==> flow/design.v <==
module binary2deg(
	input i_clk,
	input i_rst,
	input i_start,
	input[63:0] i_decimal,
	input[3:0] i_frccnt,
	output[13:0] o_deg,
	output o_finished
	);
enum {IDLE,D2B1,D2B2,SHIFT,B2D,END} state_w,state_r;
logic[13:0] deg_w,deg_r;
logic[21:0] devider_w,devider_r;
logic[34:0] tmp_w,tmp_r;
logic[63:0] decimal_w,decimal_r;
logic[21:0] binary_w,binary_r;
logic[3:0] cnt_w,cnt_r;
logic[3:0] frccnt_w,frccnt_r;
logic finished;
assign o_finished = finished;
assign o_deg = deg_r;
always@(*) begin
	deg_w = deg_r;
	devider_w = devider_r;
	tmp_w = tmp_r;
	decimal_w = decimal_r;
	binary_w = binary_r;
	cnt_w = cnt_r;
	frccnt_w = frccnt_r;
	state_w = state_r;
	finished = 0;
	case(state_r)
		IDLE: begin
			if(i_start) begin
				state_w = D2B1;
				decimal_w = i_decimal;
				frccnt_w = i_frccnt;
				tmp_w = 0;
			end
			else begin
				state_w = state_r;
				decimal_w = 0;
			end
			binary_w = 0;
			devider_w = 22'b101101000000000000000;
			finished = 0;
		end
		D2B1: begin
			if(decimal_r[3:0] < 10) begin
				tmp_w = (tmp_r >> 4)+(tmp_r >> 5)+(tmp_r >> 8)+(tmp_r >> 9)+(tmp_r >> 12)+(tmp_r >> 13)+{18'd0,decimal_r[3:0],13'd0};
				state_w = state_r;
			end
			else begin
				tmp_w = tmp_r;
				state_w = D2B2;
			end
			decimal_w = decimal_r >> 4;
		end
		D2B2: begin
			if(cnt_r == (frccnt_r - 1)) begin
				state_w = SHIFT;
				cnt_w = 0;
			end
			else begin
				state_w = state_r;
				cnt_w = cnt_r + 1;
			end
			tmp_w = (tmp_r >> 4)+(tmp_r >> 5)+(tmp_r >> 8)+(tmp_r >> 9)+(tmp_r >> 12)+(tmp_r >> 13)+{18'd0,decimal_r[3:0],13'd0};
			decimal_w = decimal_r >> 4;
		end
		SHIFT: begin
			tmp_w = (tmp_r << 3) + (tmp_r << 1);
			if(cnt_r == (frccnt_r - 2)) begin
				state_w = B2D;
				binary_w = tmp_w[21:0];
				cnt_w = 0;
			end
			else begin
				state_w = state_r;
				cnt_w = cnt_r + 1;
			end
		end
		B2D: begin
			if(cnt_r == 13) begin
				state_w = END;
				cnt_w = 0;
			end
			else begin
				state_w = state_r;
				cnt_w = cnt_r + 1;
			end
			if(binary_r < devider_r) begin
				deg_w = {deg_r[12:0],1'b0};
				binary_w = binary_r;
			end
			else begin
				deg_w = {deg_r[12:0],1'b1};
				binary_w = binary_r - devider_r;
			end
			devider_w = devider_r >> 1;
			finished = 0;
		end
		END: begin
			finished = 1;
			state_w = IDLE;
		end
	endcase
end
always@(posedge i_clk or negedge i_rst) begin
	if(!i_rst) begin
		devider_r <= 22'b0101101000000000000000;
		binary_r <= 0;
		deg_r <= 0;
		cnt_r <= 0;
		state_r <= IDLE;
		decimal_r <= 64'd0;
		tmp_r <= 35'd0;
		frccnt_r <= 0;
	end
	else begin
		devider_r <= devider_w;
		binary_r <= binary_w;
		deg_r <= deg_w;
		cnt_r <= cnt_w;
		state_r <= state_w;
		decimal_r <= decimal_w;
		tmp_r <= tmp_w;
		frccnt_r <= frccnt_w;
	end
end
endmodule
module synchro(
	input i_clk,
	input i_rst,
	input i_write,
	input[7:0] i_char,
	output o_full,
	output o_check,
	output[14 - 1:0] o_deg
	);
integer i;
enum {IDLE,IDT,DATA,DEG,CHECK} state_w,state_r;
logic[7:0] cnt_w,cnt_r;
logic[7:0] char_w[7:0],char_r[7:0];
logic[2:0] r_w,r_r,w_w,w_r;
logic[7:0] char;
logic[7:0] check_w,check_r;
logic[7:0] checksum_w,checksum_r,tmp;
logic check;
logic[23:0] SI_w,SI_r;
logic[3:0] pos;
enum {INT,FRC} dstate_w,dstate_r;
logic[63:0] decimal_w,decimal_r;
logic[13:0] deg,deg_w,deg_r;
logic[3:0] frccnt_w,frccnt_r;
logic finished;
binary2deg xbinary2deg(.i_clk(i_clk),.i_rst(i_rst),.i_start(check && (pos == 1)),.i_decimal(decimal_r),.i_frccnt(frccnt_r),.o_deg(deg),.o_finished(finished));
assign o_full = ((w_r + 1) == r_r)? 1 : 0;
assign o_check = check;
assign o_deg = deg_r;
always@(*) begin
	for(i = 0; i < 8; i = i + 1) begin
		char_w[i] = char_r[i];
	end
	if(i_write) begin
		w_w = w_r + 1;
		char_w[w_r] = i_char;
	end
	else begin
		w_w = w_r;
	end
	if(w_r != r_r) begin
		char = char_r[r_r];
		r_w = r_r + 1;
	end
	else begin
		char = 0;
		r_w = r_r;
	end
end
always@(*) begin
	pos = 0;
	case(SI_r)
		{"H","D","G"} : begin
			pos = 1;
		end
		{"H","D","T"} : begin
			pos = 1;
		end
	endcase
end
always@(*) begin
	if(finished)
		deg_w = deg;
	else
		deg_w = deg_r;
end
always@(*) begin
	check = 0;
	checksum_w = checksum_r;
	SI_w = SI_r;
	decimal_w = decimal_r;
	tmp = 0;
	frccnt_w = frccnt_r;
	state_w = state_r;
	dstate_w = dstate_r;
	cnt_w = cnt_r;
	check_w = check_r;
	if(w_r != r_r) begin
		case(state_r)
			IDLE: begin
				check_w = 0;
				decimal_w = 0;
				frccnt_w = 0;
				dstate_w = INT;
				if(char == "$") begin
					state_w = IDT;
				end
				else begin
					state_w = state_r;
				end
				cnt_w = 0;
			end
			IDT: begin
				if(cnt_r == 4) begin
					state_w = DATA;
					cnt_w = 0;
					SI_w = (SI_r << 8) + {16'd0,char};
				end
				else if(cnt_r > 1) begin
					state_w = state_r;
					cnt_w = cnt_r + 1;
					SI_w = (SI_r << 8) + {16'd0,char};
				end
				else begin
					state_w = state_r;
					SI_w = SI_r;
					cnt_w = cnt_r + 1;
				end
				check_w = check_r ^ char;
			end
			DATA: begin
				if(char == "*") begin
					state_w = CHECK;
					cnt_w = 0;
					check_w = check_r;
				end
				else if(char == ",") begin
					cnt_w = cnt_r + 1;
					check_w = check_r ^ char;
					if(cnt_r == (pos - 1)) begin
						state_w = DEG;
					end
					else begin
						state_w = state_r;
					end
				end
				else begin
					state_w = state_r;
					cnt_w = cnt_r;
					check_w = check_r ^ char;
				end
			end
			DEG: begin
				tmp = char - "0";
				if(char == ".") begin
					dstate_w = FRC;
					state_w = state_r;
					cnt_w = cnt_r;
					frccnt_w = frccnt_r;
					decimal_w = (decimal_r << 4) + {60'd0,tmp[3:0]};
				end
				else if(char == ",") begin
					dstate_w = INT;
					state_w = DATA;
					cnt_w = cnt_r;
					frccnt_w = frccnt_r;
					decimal_w = decimal_r;
				end
				else begin
					state_w = state_r;
					dstate_w = dstate_r;
					cnt_w = cnt_r;
					decimal_w = (decimal_r << 4) + {60'd0,tmp[3:0]};
					if(dstate_r == FRC) begin
						frccnt_w = frccnt_r;
					end
					else begin
						frccnt_w = frccnt_r + 1;
					end
				end
				check_w = check_r ^ char;
			end
			CHECK: begin
				if(char == 8'hd) begin
					state_w = IDLE;
					cnt_w = 0;
					if(check_r == checksum_r) begin
						check = 1;
					end
					else begin
						check = 0;
					end
				end
				else begin
					if((char > "/") && (char < ":")) begin
						tmp = char - "0";
						checksum_w = cnt_r == 0 ? {tmp[3:0],4'd0} : {checksum_r[7:4],tmp[3:0]};
					end
					else if((char > "@") && (char < "G")) begin
						tmp = char - "A" + 8'd10;
						checksum_w = cnt_r == 0 ? {tmp[3:0],4'd0} : {checksum_r[7:4],tmp[3:0]};
					end
					else begin
						checksum_w = checksum_r;
					end
					cnt_w = cnt_r + 1;
				end
			end
		endcase
	end
	else begin
		state_w = state_r;
		cnt_w = cnt_r;
		checksum_w = checksum_r;
		check_w = check_r;
	end
end
always@(posedge i_clk or negedge i_rst) begin
	if(!i_rst) begin
		state_r <= IDLE;
		dstate_r <= INT;
		cnt_r <= 0;
		deg_r <= 0;
		checksum_r <= 0;
		check_r <= 0;
		SI_r <= 0;
		r_r <= 0;
		w_r <= 0;
		decimal_r <= 0;
		frccnt_r <= 0;
		for(i = 0; i < 8; i = i + 1) begin
			char_r[i] <= 0;
		end
	end
	else begin
		state_r <= state_w;
		dstate_r <= dstate_w;
		cnt_r <= cnt_w;
		deg_r <= deg_w;
		checksum_r <= checksum_w;
		check_r <= check_w;
		SI_r <= SI_w;
		r_r <= r_w;
		w_r <= w_w;
		decimal_r <= decimal_w;
		frccnt_r <= frccnt_w;
		for(i = 0; i < 8; i = i + 1) begin
			char_r[i] <= char_w[i];
		end
	end
end
endmodule
# From RTL to reports: synchro
# Each step is given for the RTL above and for the edited RTL.
# "before" refers to lines of the RTL above, "after" to lines of the edited file.
# "change" is "after" less "before", of the values as shown; "change_rel_pct" is that difference over "before", in percent.
# The mark - stands for no value.
dict set report setup {
  top {synchro}
  clock_port {i_clk}
  lib {sky130hd}
  corner {tt_025C_1v80}
}

# Diff
# Unified diff, file above to edited file.
# The edited RTL no longer does the same as the RTL above: the edit was made by script, with no optimisation intended.
# begin of diff
@@ -248,5 +248,5 @@
 					cnt_w = cnt_r + 1;
 					check_w = check_r ^ char;
-					if(cnt_r == (pos - 1)) begin
+					if(cnt_r != (pos - 1)) begin
 						state_w = DEG;
 					end
# end of diff

# Word level
# Source: Yosys, flattened and elaborated. Widths are those after wreduce. Registers that Yosys merges into a memory's read port (data or address) are not register bits. Print and check cells do not count. Equal cells are merged and count once.
# item before after change change_rel_pct
set bits {}
lappend bits {regBits 461 461 0 0.00}
lappend bits {latchBits 0 0 0 -}
lappend bits {mem_bits_rw 0 0 0 -}
lappend bits {rom_bits 0 0 0 -}
lappend bits {clocked_rd_ports_x_width 0 0 0 -}
lappend bits {n_memories 0 0 0 -}
lappend bits {input_bits 11 11 0 0.00}
lappend bits {output_inout_bits 16 16 0 0.00}
lappend bits {wordCells 246 246 0 0.00}
# item before after change change_rel_pct
set classes {}
lappend classes {addsub 21 21 0 0.00}
lappend classes {n_mul 0 0 0 -}
lappend classes {div_mod_pow 0 0 0 -}
lappend classes {compare 7 7 0 0.00}
lappend classes {eq_ne 59 59 0 0.00}
lappend classes {n_shift 0 0 0 -}
lappend classes {muxes 69 69 0 0.00}
lappend classes {n_logic 10 10 0 0.00}
lappend classes {reduce_logical 52 52 0 0.00}
# cell before after change change_rel_pct
set op_table {}
lappend op_table {{8-bit by 32-bit == test with 1-bit output} 1 0 -1 -100.00}
lappend op_table {{8-bit by 32-bit inequality test with 1-bit output} 0 1 1 -}
lappend op_table {{8-bit two-way mux} 18 18 0 0.00}
lappend op_table {{32-bit two-way mux} 15 15 0 0.00}
lappend op_table {{2-bit inequality test with constant B} 11 11 0 0.00}
lappend op_table {{1-bit NOT} 9 9 0 0.00}
lappend op_table {{2-bit AND reduction} 9 9 0 0.00}
lappend op_table {{3-bit == test with constant B} 8 8 0 0.00}
lappend op_table {{1-bit two-way mux} 8 8 0 0.00}
lappend op_table {{7-bit OR reduction} 8 8 0 0.00}
lappend op_table {{3-bit AND reduction} 7 7 0 0.00}
lappend op_table {{4-bit two-way mux} 6 6 0 0.00}
lappend op_table {{2-bit nonzero test} 5 5 0 0.00}
lappend op_table {{3-bit by 2-bit == test with 1-bit output with constant B} 4 4 0 0.00}
lappend op_table {{32-bit by 2-bit == test with 1-bit output with constant B} 4 4 0 0.00}
lappend op_table {{8-bit by 6-bit == test with 1-bit output with constant B} 4 4 0 0.00}
lappend op_table {{2-bit by 1-bit inequality test with 1-bit output with constant B} 4 4 0 0.00}
lappend op_table {{3-bit inequality test with constant B} 4 4 0 0.00}
lappend op_table {{32-bit by 1-bit == test with 1-bit output with constant B} 3 3 0 0.00}
lappend op_table {{32-bit by 3-bit == test with 1-bit output with constant B} 3 3 0 0.00}
lappend op_table {{1-bit logical AND} 3 3 0 0.00}
lappend op_table {{64-bit two-way mux} 3 3 0 0.00}
lappend op_table {{3-bit nonzero test} 3 3 0 0.00}
lappend op_table {{2-bit OR reduction} 3 3 0 0.00}
lappend op_table {{4-bit by 1-bit adder with 4-bit output with constant B} 2 2 0 0.00}
lappend op_table {{24-bit by 23-bit == test with 1-bit output with constant B} 2 2 0 0.00}
lappend op_table {{3-bit by 1-bit == test with 1-bit output with constant B} 2 2 0 0.00}
lappend op_table {{4-bit by 32-bit == test with 1-bit output} 2 2 0 0.00}
# The list need not be complete.

# Depth
# Depth = most cells in a row (Yosys ltp): at word level without a register or memory, in the mapped netlist without a sequential cell, where the memories' decode and read muxes count.
# item before after change change_rel_pct
set depth {}
lappend depth {ltp_word 10 10 0 0.00}
lappend depth {ABC_AREA 0 0 - -}
lappend depth {ltp_mapped 26 27 1 3.85}
lappend depth {mapped_depth_nobuf 26 27 1 3.85}

# Mapped cells and area
# Source: synth_stat.txt of the flow (Yosys; design flattened, memories mapped). It holds for the ABC_AREA given above (unset counts as 0); a run with the other value may have another netlist.
# cell_type before after change change_rel_pct
set by_type {}
lappend by_type {sky130_fd_sc_hd__nand2_1 324 393 69 21.30}
lappend by_type {sky130_fd_sc_hd__mux2_2 121 102 -19 -15.70}
lappend by_type {sky130_fd_sc_hd__nand3_1 61 45 -16 -26.23}
lappend by_type {sky130_fd_sc_hd__o21ai_1 25 40 15 60.00}
lappend by_type {sky130_fd_sc_hd__a221oi_1 20 6 -14 -70.00}
lappend by_type {sky130_fd_sc_hd__o21ai_0 197 209 12 6.09}
lappend by_type {sky130_fd_sc_hd__xnor2_1 69 81 12 17.39}
lappend by_type {sky130_fd_sc_hd__a22oi_1 16 27 11 68.75}
lappend by_type {sky130_fd_sc_hd__nand4_1 8 18 10 125.00}
lappend by_type {sky130_fd_sc_hd__inv_1 205 214 9 4.39}
lappend by_type {sky130_fd_sc_hd__a21o_1 53 44 -9 -16.98}
lappend by_type {sky130_fd_sc_hd__o21a_1 20 13 -7 -35.00}
lappend by_type {sky130_fd_sc_hd__o211ai_1 15 22 7 46.67}
lappend by_type {sky130_fd_sc_hd__o22ai_1 11 4 -7 -63.64}
lappend by_type {sky130_fd_sc_hd__mux2i_1 13 7 -6 -46.15}
lappend by_type {sky130_fd_sc_hd__a2bb2oi_1 6 0 -6 -100.00}
lappend by_type {sky130_fd_sc_hd__nor3_1 42 37 -5 -11.90}
lappend by_type {sky130_fd_sc_hd__buf_1 10 5 -5 -50.00}
# The list need not be complete.
# item before after change change_rel_pct
set synth_totals {}
lappend synth_totals {cells 2650 2680 30 1.13}
lappend synth_totals {synth_area_um2 24661.2 24496.0 -165.2 -0.67}
lappend synth_totals {sequential_area_um2 9416.5 9416.5 0.0 0.00}
lappend synth_totals {ffs 376 376 0 0.00}
lappend synth_totals {buf_cells 122 122 0 0.00}
# The figures by module come from a second, unflattened synthesis with its own total; it is not the netlist above.
# item before after change change_rel_pct
set unflattened {}
lappend unflattened {hier_cells 2468 2508 40 1.62}
lappend unflattened {area_unflattened_um2 24424.7 24758.7 334.0 1.37}
# Each row is one instance without its submodules.
# mod instances cells mod_area_um2 mod_seq_area_um2
set by_module_before {}
lappend by_module_before {binary2deg 1 1692 15004.4 4260.3}
lappend by_module_before {synchro 1 776 9420.3 5156.2}
# mod instances cells mod_area_um2 mod_seq_area_um2
set by_module_after {}
lappend by_module_after {binary2deg 1 1733 15312.2 4260.3}
lappend by_module_after {synchro 1 775 9446.6 5156.2}

# Path before layout
# Source: OpenSTA report_checks on the synthesized netlist (no wires, ideal clock, input and output delay 20% of the period each), path of least setup slack; recovery checks are left aside. Register names are those of the netlist, which keeps one name where synthesis merged equal registers.
# item before after change change_rel_pct
set synth_timing {}
lappend synth_timing {path_type {register to register} {register to register} - -}
lappend synth_timing {from {register xbinary2deg.tmp_r[5]} {register xbinary2deg.tmp_r[5]} - -}
lappend synth_timing {to {register xbinary2deg.tmp_r[31]} {register xbinary2deg.tmp_r[31]} - -}
lappend synth_timing {tclk_ps 10000 10000 0 0.00}
lappend synth_timing {setup_ps 137 65 -72 -}
lappend synth_timing {launch_ps 0 0 0 -}
lappend synth_timing {t_arrival_ps 5801 6076 275 4.74}
lappend synth_timing {required_time_ps 9863 9935 72 0.73}
lappend synth_timing {slack_ps 4063 3859 -204 -}
lappend synth_timing {delay_ps 5938 6141 203 3.42}
lappend synth_timing {path_stages 27 27 0 0.00}
lappend synth_timing {path_buffers 0 0 0 -}
lappend synth_timing {period_less_setup_slack_ps 5937 6141 204 3.44}
# "delay_ps" = arrival - input delay + setup time.
# "path_stages": output pins that drive a net of the path, with the launching flip-flop's if there is one; two outputs of one cell count as two.
# "period_less_setup_slack_ps" = period - worst setup slack (recovery checks aside). The figure is calculated, with input and output delays left at 20% of the set period.
# Between the ends stands the longest chain of elaborated cells between them, by number of cells; it is not shown to be the way that was timed. Of several equally long chains one is given.
# A line is the first line of the expression or statement that the cell stems from. Yosys adds cells for indexed reads and writes and turns some case tables into memories.
dict set report synth_via_before {
  path_cell_list {sky130_fd_sc_hd__dfrtp_1 sky130_fd_sc_hd__ha_1 sky130_fd_sc_hd__inv_1 sky130_fd_sc_hd__fa_1 sky130_fd_sc_hd__nand2b_1 sky130_fd_sc_hd__a21oi_1 sky130_fd_sc_hd__a21oi_1 sky130_fd_sc_hd__o21ai_1 sky130_fd_sc_hd__o31ai_1 sky130_fd_sc_hd__o41ai_1 sky130_fd_sc_hd__a21oi_1 sky130_fd_sc_hd__xnor2_1 sky130_fd_sc_hd__fa_1 sky130_fd_sc_hd__inv_1 sky130_fd_sc_hd__fa_1 sky130_fd_sc_hd__fa_1 sky130_fd_sc_hd__inv_1 sky130_fd_sc_hd__ha_1 sky130_fd_sc_hd__nand2_1 sky130_fd_sc_hd__o21ai_0 sky130_fd_sc_hd__o2111ai_1 sky130_fd_sc_hd__or2_2 sky130_fd_sc_hd__o211ai_1 sky130_fd_sc_hd__a31oi_1 sky130_fd_sc_hd__a2111oi_0 sky130_fd_sc_hd__or3_1 sky130_fd_sc_hd__o211ai_1}
  elab_chain_len 8
  cells_between 9
  classes_between {add/sub (7); mux (2)}
}
# item line_no
set synth_rtl_before {}
lappend synth_rtl_before {{start: declaration} 13} ;# logic[34:0] tmp_w,tmp_r;
lappend synth_rtl_before {{start: assignment} 116} ;# tmp_r <= 35'd0;
lappend synth_rtl_before {{start: assignment} 126} ;# tmp_r <= tmp_w;
lappend synth_rtl_before {{31-bit by 30-bit adder with 32-bit output} 49} ;# tmp_w = (tmp_r >> 4)+(tmp_r >> 5)+(tmp_r >> 8)+(tmp_r >> 9)+(tmp_r >> 12)+(tmp_r >> 13)+{18'd0,decimal_r[3:0], ...
lappend synth_rtl_before {{35-bit by 27-bit adder with 35-bit output} 49}
lappend synth_rtl_before {{35-bit by 26-bit adder with 35-bit output} 49}
lappend synth_rtl_before {{35-bit by 23-bit adder with 35-bit output} 49}
lappend synth_rtl_before {{35-bit by 22-bit adder with 35-bit output} 49}
lappend synth_rtl_before {{35-bit by 17-bit adder with 35-bit output} 49}
lappend synth_rtl_before {{35-bit two-way mux} 48} ;# if(decimal_r[3:0] < 10) begin
lappend synth_rtl_before {{35-bit case mux with 4-bit select} 31} ;# case(state_r)
lappend synth_rtl_before {{end: assignment} 116}
lappend synth_rtl_before {{end: assignment} 126}
lappend synth_rtl_before {{end: declaration} 13}
dict set report synth_via_after {
  path_cell_list {sky130_fd_sc_hd__dfrtp_1 sky130_fd_sc_hd__ha_1 sky130_fd_sc_hd__inv_1 sky130_fd_sc_hd__fa_1 sky130_fd_sc_hd__nand2b_1 sky130_fd_sc_hd__a2111oi_0 sky130_fd_sc_hd__nor2_1 sky130_fd_sc_hd__nand2_1 sky130_fd_sc_hd__and2_1 sky130_fd_sc_hd__o21a_1 sky130_fd_sc_hd__nor2_1 sky130_fd_sc_hd__xnor2_1 sky130_fd_sc_hd__fa_1 sky130_fd_sc_hd__inv_1 sky130_fd_sc_hd__fa_1 sky130_fd_sc_hd__fa_1 sky130_fd_sc_hd__inv_1 sky130_fd_sc_hd__ha_1 sky130_fd_sc_hd__and4_1 sky130_fd_sc_hd__a21oi_1 sky130_fd_sc_hd__o221ai_1 sky130_fd_sc_hd__a221oi_1 sky130_fd_sc_hd__o21ai_0 sky130_fd_sc_hd__a221o_1 sky130_fd_sc_hd__a211o_1 sky130_fd_sc_hd__o32ai_1 sky130_fd_sc_hd__a211o_1}
  elab_chain_len 8
  cells_between 9
  classes_between {add/sub (7); mux (2)}
}
# item line_no
set synth_rtl_after {}
lappend synth_rtl_after {{start: declaration} 13} ;# logic[34:0] tmp_w,tmp_r;
lappend synth_rtl_after {{start: assignment} 116} ;# tmp_r <= 35'd0;
lappend synth_rtl_after {{start: assignment} 126} ;# tmp_r <= tmp_w;
lappend synth_rtl_after {{31-bit by 30-bit adder with 32-bit output} 49} ;# tmp_w = (tmp_r >> 4)+(tmp_r >> 5)+(tmp_r >> 8)+(tmp_r >> 9)+(tmp_r >> 12)+(tmp_r >> 13)+{18'd0,decimal_r[3:0], ...
lappend synth_rtl_after {{35-bit by 27-bit adder with 35-bit output} 49}
lappend synth_rtl_after {{35-bit by 26-bit adder with 35-bit output} 49}
lappend synth_rtl_after {{35-bit by 23-bit adder with 35-bit output} 49}
lappend synth_rtl_after {{35-bit by 22-bit adder with 35-bit output} 49}
lappend synth_rtl_after {{35-bit by 17-bit adder with 35-bit output} 49}
lappend synth_rtl_after {{35-bit two-way mux} 48} ;# if(decimal_r[3:0] < 10) begin
lappend synth_rtl_after {{35-bit case mux with 4-bit select} 31} ;# case(state_r)
lappend synth_rtl_after {{end: assignment} 116}
lappend synth_rtl_after {{end: assignment} 126}
lappend synth_rtl_after {{end: declaration} 13}

# Worst path after layout
# Path of least setup slack in the final report of each run of pair A (OpenROAD, finished layout, wires in). Where an end is a register, its clock arrival counts in the times.
# The report prints the path's times to 10 ps; the period is as set.
# item before after change change_rel_pct
set layout_timing {}
lappend layout_timing {path_type {register to output} {register to register} - -}
lappend layout_timing {from {register r_r[1]} {register xbinary2deg.tmp_r[5]} - -}
lappend layout_timing {to {output port o_check} {register xbinary2deg.tmp_r[31]} - -}
lappend layout_timing {tclk_ps 10000 10000 0 0.00}
lappend layout_timing {out_delay_ps 2000 - - -}
lappend layout_timing {setup_ps - 60 - -}
lappend layout_timing {launch_ps 560 570 10 1.79}
lappend layout_timing {t_arrival_ps 4880 7700 2820 57.79}
lappend layout_timing {required_time_ps 8000 10520 2520 31.50}
lappend layout_timing {slack_ps 3120 2820 -300 -}
lappend layout_timing {path_stages 14 27 13 92.86}
lappend layout_timing {path_buffers 1 0 -1 -100.00}
# Between the ends stands the longest chain of elaborated cells between them, by number of cells; it is not shown to be the way that was timed. Of several equally long chains one is given.
dict set report layout_via_before {
  path_cell_list {sky130_fd_sc_hd__dfrtp_1 sky130_fd_sc_hd__inv_1 sky130_fd_sc_hd__ha_1 sky130_fd_sc_hd__a222oi_1 sky130_fd_sc_hd__a21oi_1 sky130_fd_sc_hd__a221oi_1 sky130_fd_sc_hd__a21oi_1 sky130_fd_sc_hd__nand2_1 sky130_fd_sc_hd__inv_1 sky130_fd_sc_hd__ha_1 sky130_fd_sc_hd__and4_1 sky130_fd_sc_hd__nand3b_1 sky130_fd_sc_hd__nor2b_1 sky130_fd_sc_hd__clkdlybuf4s50_1}
  elab_chain_len 7
  cells_between 15
  classes_between {eq/ne (9); mux (5); reduce/logical (1)}
}
# item line_no
set layout_rtl_before {}
lappend layout_rtl_before {{start: declaration} 144} ;# logic[2:0] r_w,r_r,w_w,w_r;
lappend layout_rtl_before {{start: assignment} 337} ;# r_r <= 0;
lappend layout_rtl_before {{start: assignment} 353} ;# r_r <= r_w;
lappend layout_rtl_before {{3-bit == test} 172} ;# char = char_r[r_r];
lappend layout_rtl_before {{8-bit case mux with 8-bit select} 172}
lappend layout_rtl_before {{8-bit two-way mux} 171} ;# if(w_r != r_r) begin
lappend layout_rtl_before {{8-bit by 4-bit == test with 1-bit output} 294} ;# if(char == 8'hd) begin
lappend layout_rtl_before {{1-bit two-way mux} 294}
lappend layout_rtl_before {{1-bit two-way mux} 209} ;# case(state_r)
lappend layout_rtl_before {{1-bit two-way mux} 208} ;# if(w_r != r_r) begin
lappend layout_rtl_before {{end: declaration} 137} ;# output o_check,
# Nets of the timed path that keep an RTL name, with a line that drives or declares them; the list need not be complete.
# signal line_no
set layout_named_nets_before {}
lappend layout_named_nets_before {char[0] 171}
dict set report layout_via_after {
  path_cell_list {sky130_fd_sc_hd__dfrtp_1 sky130_fd_sc_hd__ha_1 sky130_fd_sc_hd__inv_1 sky130_fd_sc_hd__fa_1 sky130_fd_sc_hd__nand2b_1 sky130_fd_sc_hd__a2111oi_0 sky130_fd_sc_hd__nor2_1 sky130_fd_sc_hd__nand2_1 sky130_fd_sc_hd__and2_1 sky130_fd_sc_hd__o21a_1 sky130_fd_sc_hd__nor2_1 sky130_fd_sc_hd__xnor2_1 sky130_fd_sc_hd__fa_1 sky130_fd_sc_hd__inv_1 sky130_fd_sc_hd__fa_1 sky130_fd_sc_hd__fa_1 sky130_fd_sc_hd__inv_1 sky130_fd_sc_hd__ha_1 sky130_fd_sc_hd__and4_1 sky130_fd_sc_hd__a21oi_1 sky130_fd_sc_hd__o221ai_1 sky130_fd_sc_hd__a221oi_1 sky130_fd_sc_hd__o21ai_0 sky130_fd_sc_hd__a221o_1 sky130_fd_sc_hd__a211o_1 sky130_fd_sc_hd__o32ai_1 sky130_fd_sc_hd__a211o_1}
  elab_chain_len 8
  cells_between 9
  classes_between {add/sub (7); mux (2)}
}
# item line_no
set layout_rtl_after {}
lappend layout_rtl_after {{start: declaration} 13} ;# logic[34:0] tmp_w,tmp_r;
lappend layout_rtl_after {{start: assignment} 116} ;# tmp_r <= 35'd0;
lappend layout_rtl_after {{start: assignment} 126} ;# tmp_r <= tmp_w;
lappend layout_rtl_after {{31-bit by 30-bit adder with 32-bit output} 49} ;# tmp_w = (tmp_r >> 4)+(tmp_r >> 5)+(tmp_r >> 8)+(tmp_r >> 9)+(tmp_r >> 12)+(tmp_r >> 13)+{18'd0,decimal_r[3:0], ...
lappend layout_rtl_after {{35-bit by 27-bit adder with 35-bit output} 49}
lappend layout_rtl_after {{35-bit by 26-bit adder with 35-bit output} 49}
lappend layout_rtl_after {{35-bit by 23-bit adder with 35-bit output} 49}
lappend layout_rtl_after {{35-bit by 22-bit adder with 35-bit output} 49}
lappend layout_rtl_after {{35-bit by 17-bit adder with 35-bit output} 49}
lappend layout_rtl_after {{35-bit two-way mux} 48} ;# if(decimal_r[3:0] < 10) begin
lappend layout_rtl_after {{35-bit case mux with 4-bit select} 31} ;# case(state_r)
lappend layout_rtl_after {{end: assignment} 116}
lappend layout_rtl_after {{end: assignment} 126}
lappend layout_rtl_after {{end: declaration} 13}

# Layout results
# Both versions went through the flow (Yosys, OpenROAD) with the same settings in each pair. Constraints: input delay and output delay 20% of the set period each, output load 0.01 pF.
dict set report settings_pair_A {
  period_ns 10.0
  CAP_MARGIN 20
  CORE_MARGIN 2
  CORE_UTILIZATION 40
  SLEW_MARGIN 20
}
# item before after change change_rel_pct
set measured_pair_A {}
lappend measured_pair_A {synthArea_um2 24661.2 24496.0 -165.2 -0.67}
lappend measured_pair_A {dieArea_um2 63655.3 63234.6 -420.7 -0.66}
lappend measured_pair_A {final_cell_area_um2 27174.8 26952.1 -222.7 -0.82}
lappend measured_pair_A {post_route_util_frac 0.443 0.446 0.003 -}
lappend measured_pair_A {fin_ws_ps 3123 2815 -308 -}
lappend measured_pair_A {final_setup_tns_ps 0 0 0 -}
lappend measured_pair_A {timing.hold.ws_ps 482 471 -11 -}
lappend measured_pair_A {power_total_w 0.004509 0.00445 -0.000059 -1.31}
lappend measured_pair_A {timing.achieved_period_ps 6877 7185 308 4.48}
dict set report settings_pair_B {
  ABC_AREA 0
  CAP_MARGIN 5
  CELL_PAD_IN_SITES_GLOBAL_PLACEMENT 1
  CORE_UTILIZATION 48
  GPL_ROUTABILITY_DRIVEN 0
  MIN_ROUTING_LAYER {met2}
  PLACE_DENSITY 0.41
  SETUP_SLACK_MARGIN -0.57
  SLEW_MARGIN 35
  period_ns 6.86
  CORE_MARGIN 2
}
# item before after change change_rel_pct
set measured_pair_B {}
lappend measured_pair_B {synthArea_um2 24661.2 24496.0 -165.2 -0.67}
lappend measured_pair_B {dieArea_um2 53206.3 52856.3 -350.0 -0.66}
lappend measured_pair_B {final_cell_area_um2 27137.3 26917.1 -220.2 -0.81}
lappend measured_pair_B {post_route_util_frac 0.531 0.535 0.004 -}
lappend measured_pair_B {fin_ws_ps 48 102 54 -}
lappend measured_pair_B {final_setup_tns_ps 0 0 0 -}
lappend measured_pair_B {timing.hold.ws_ps 477 478 1 -}
lappend measured_pair_B {power_total_w 0.006642 0.006476 -0.000166 -2.50}
lappend measured_pair_B {timing.achieved_period_ps 6812 6758 -54 -0.79}
# "timing.achieved_period_ps" is the run's clock period less its worst setup slack. It is reckoned from that one timing run; input and output delays stay at 20% of the period that was set.
# "power_total_w" rests on the timing tool's default activity at the inputs, not on a simulated workload.
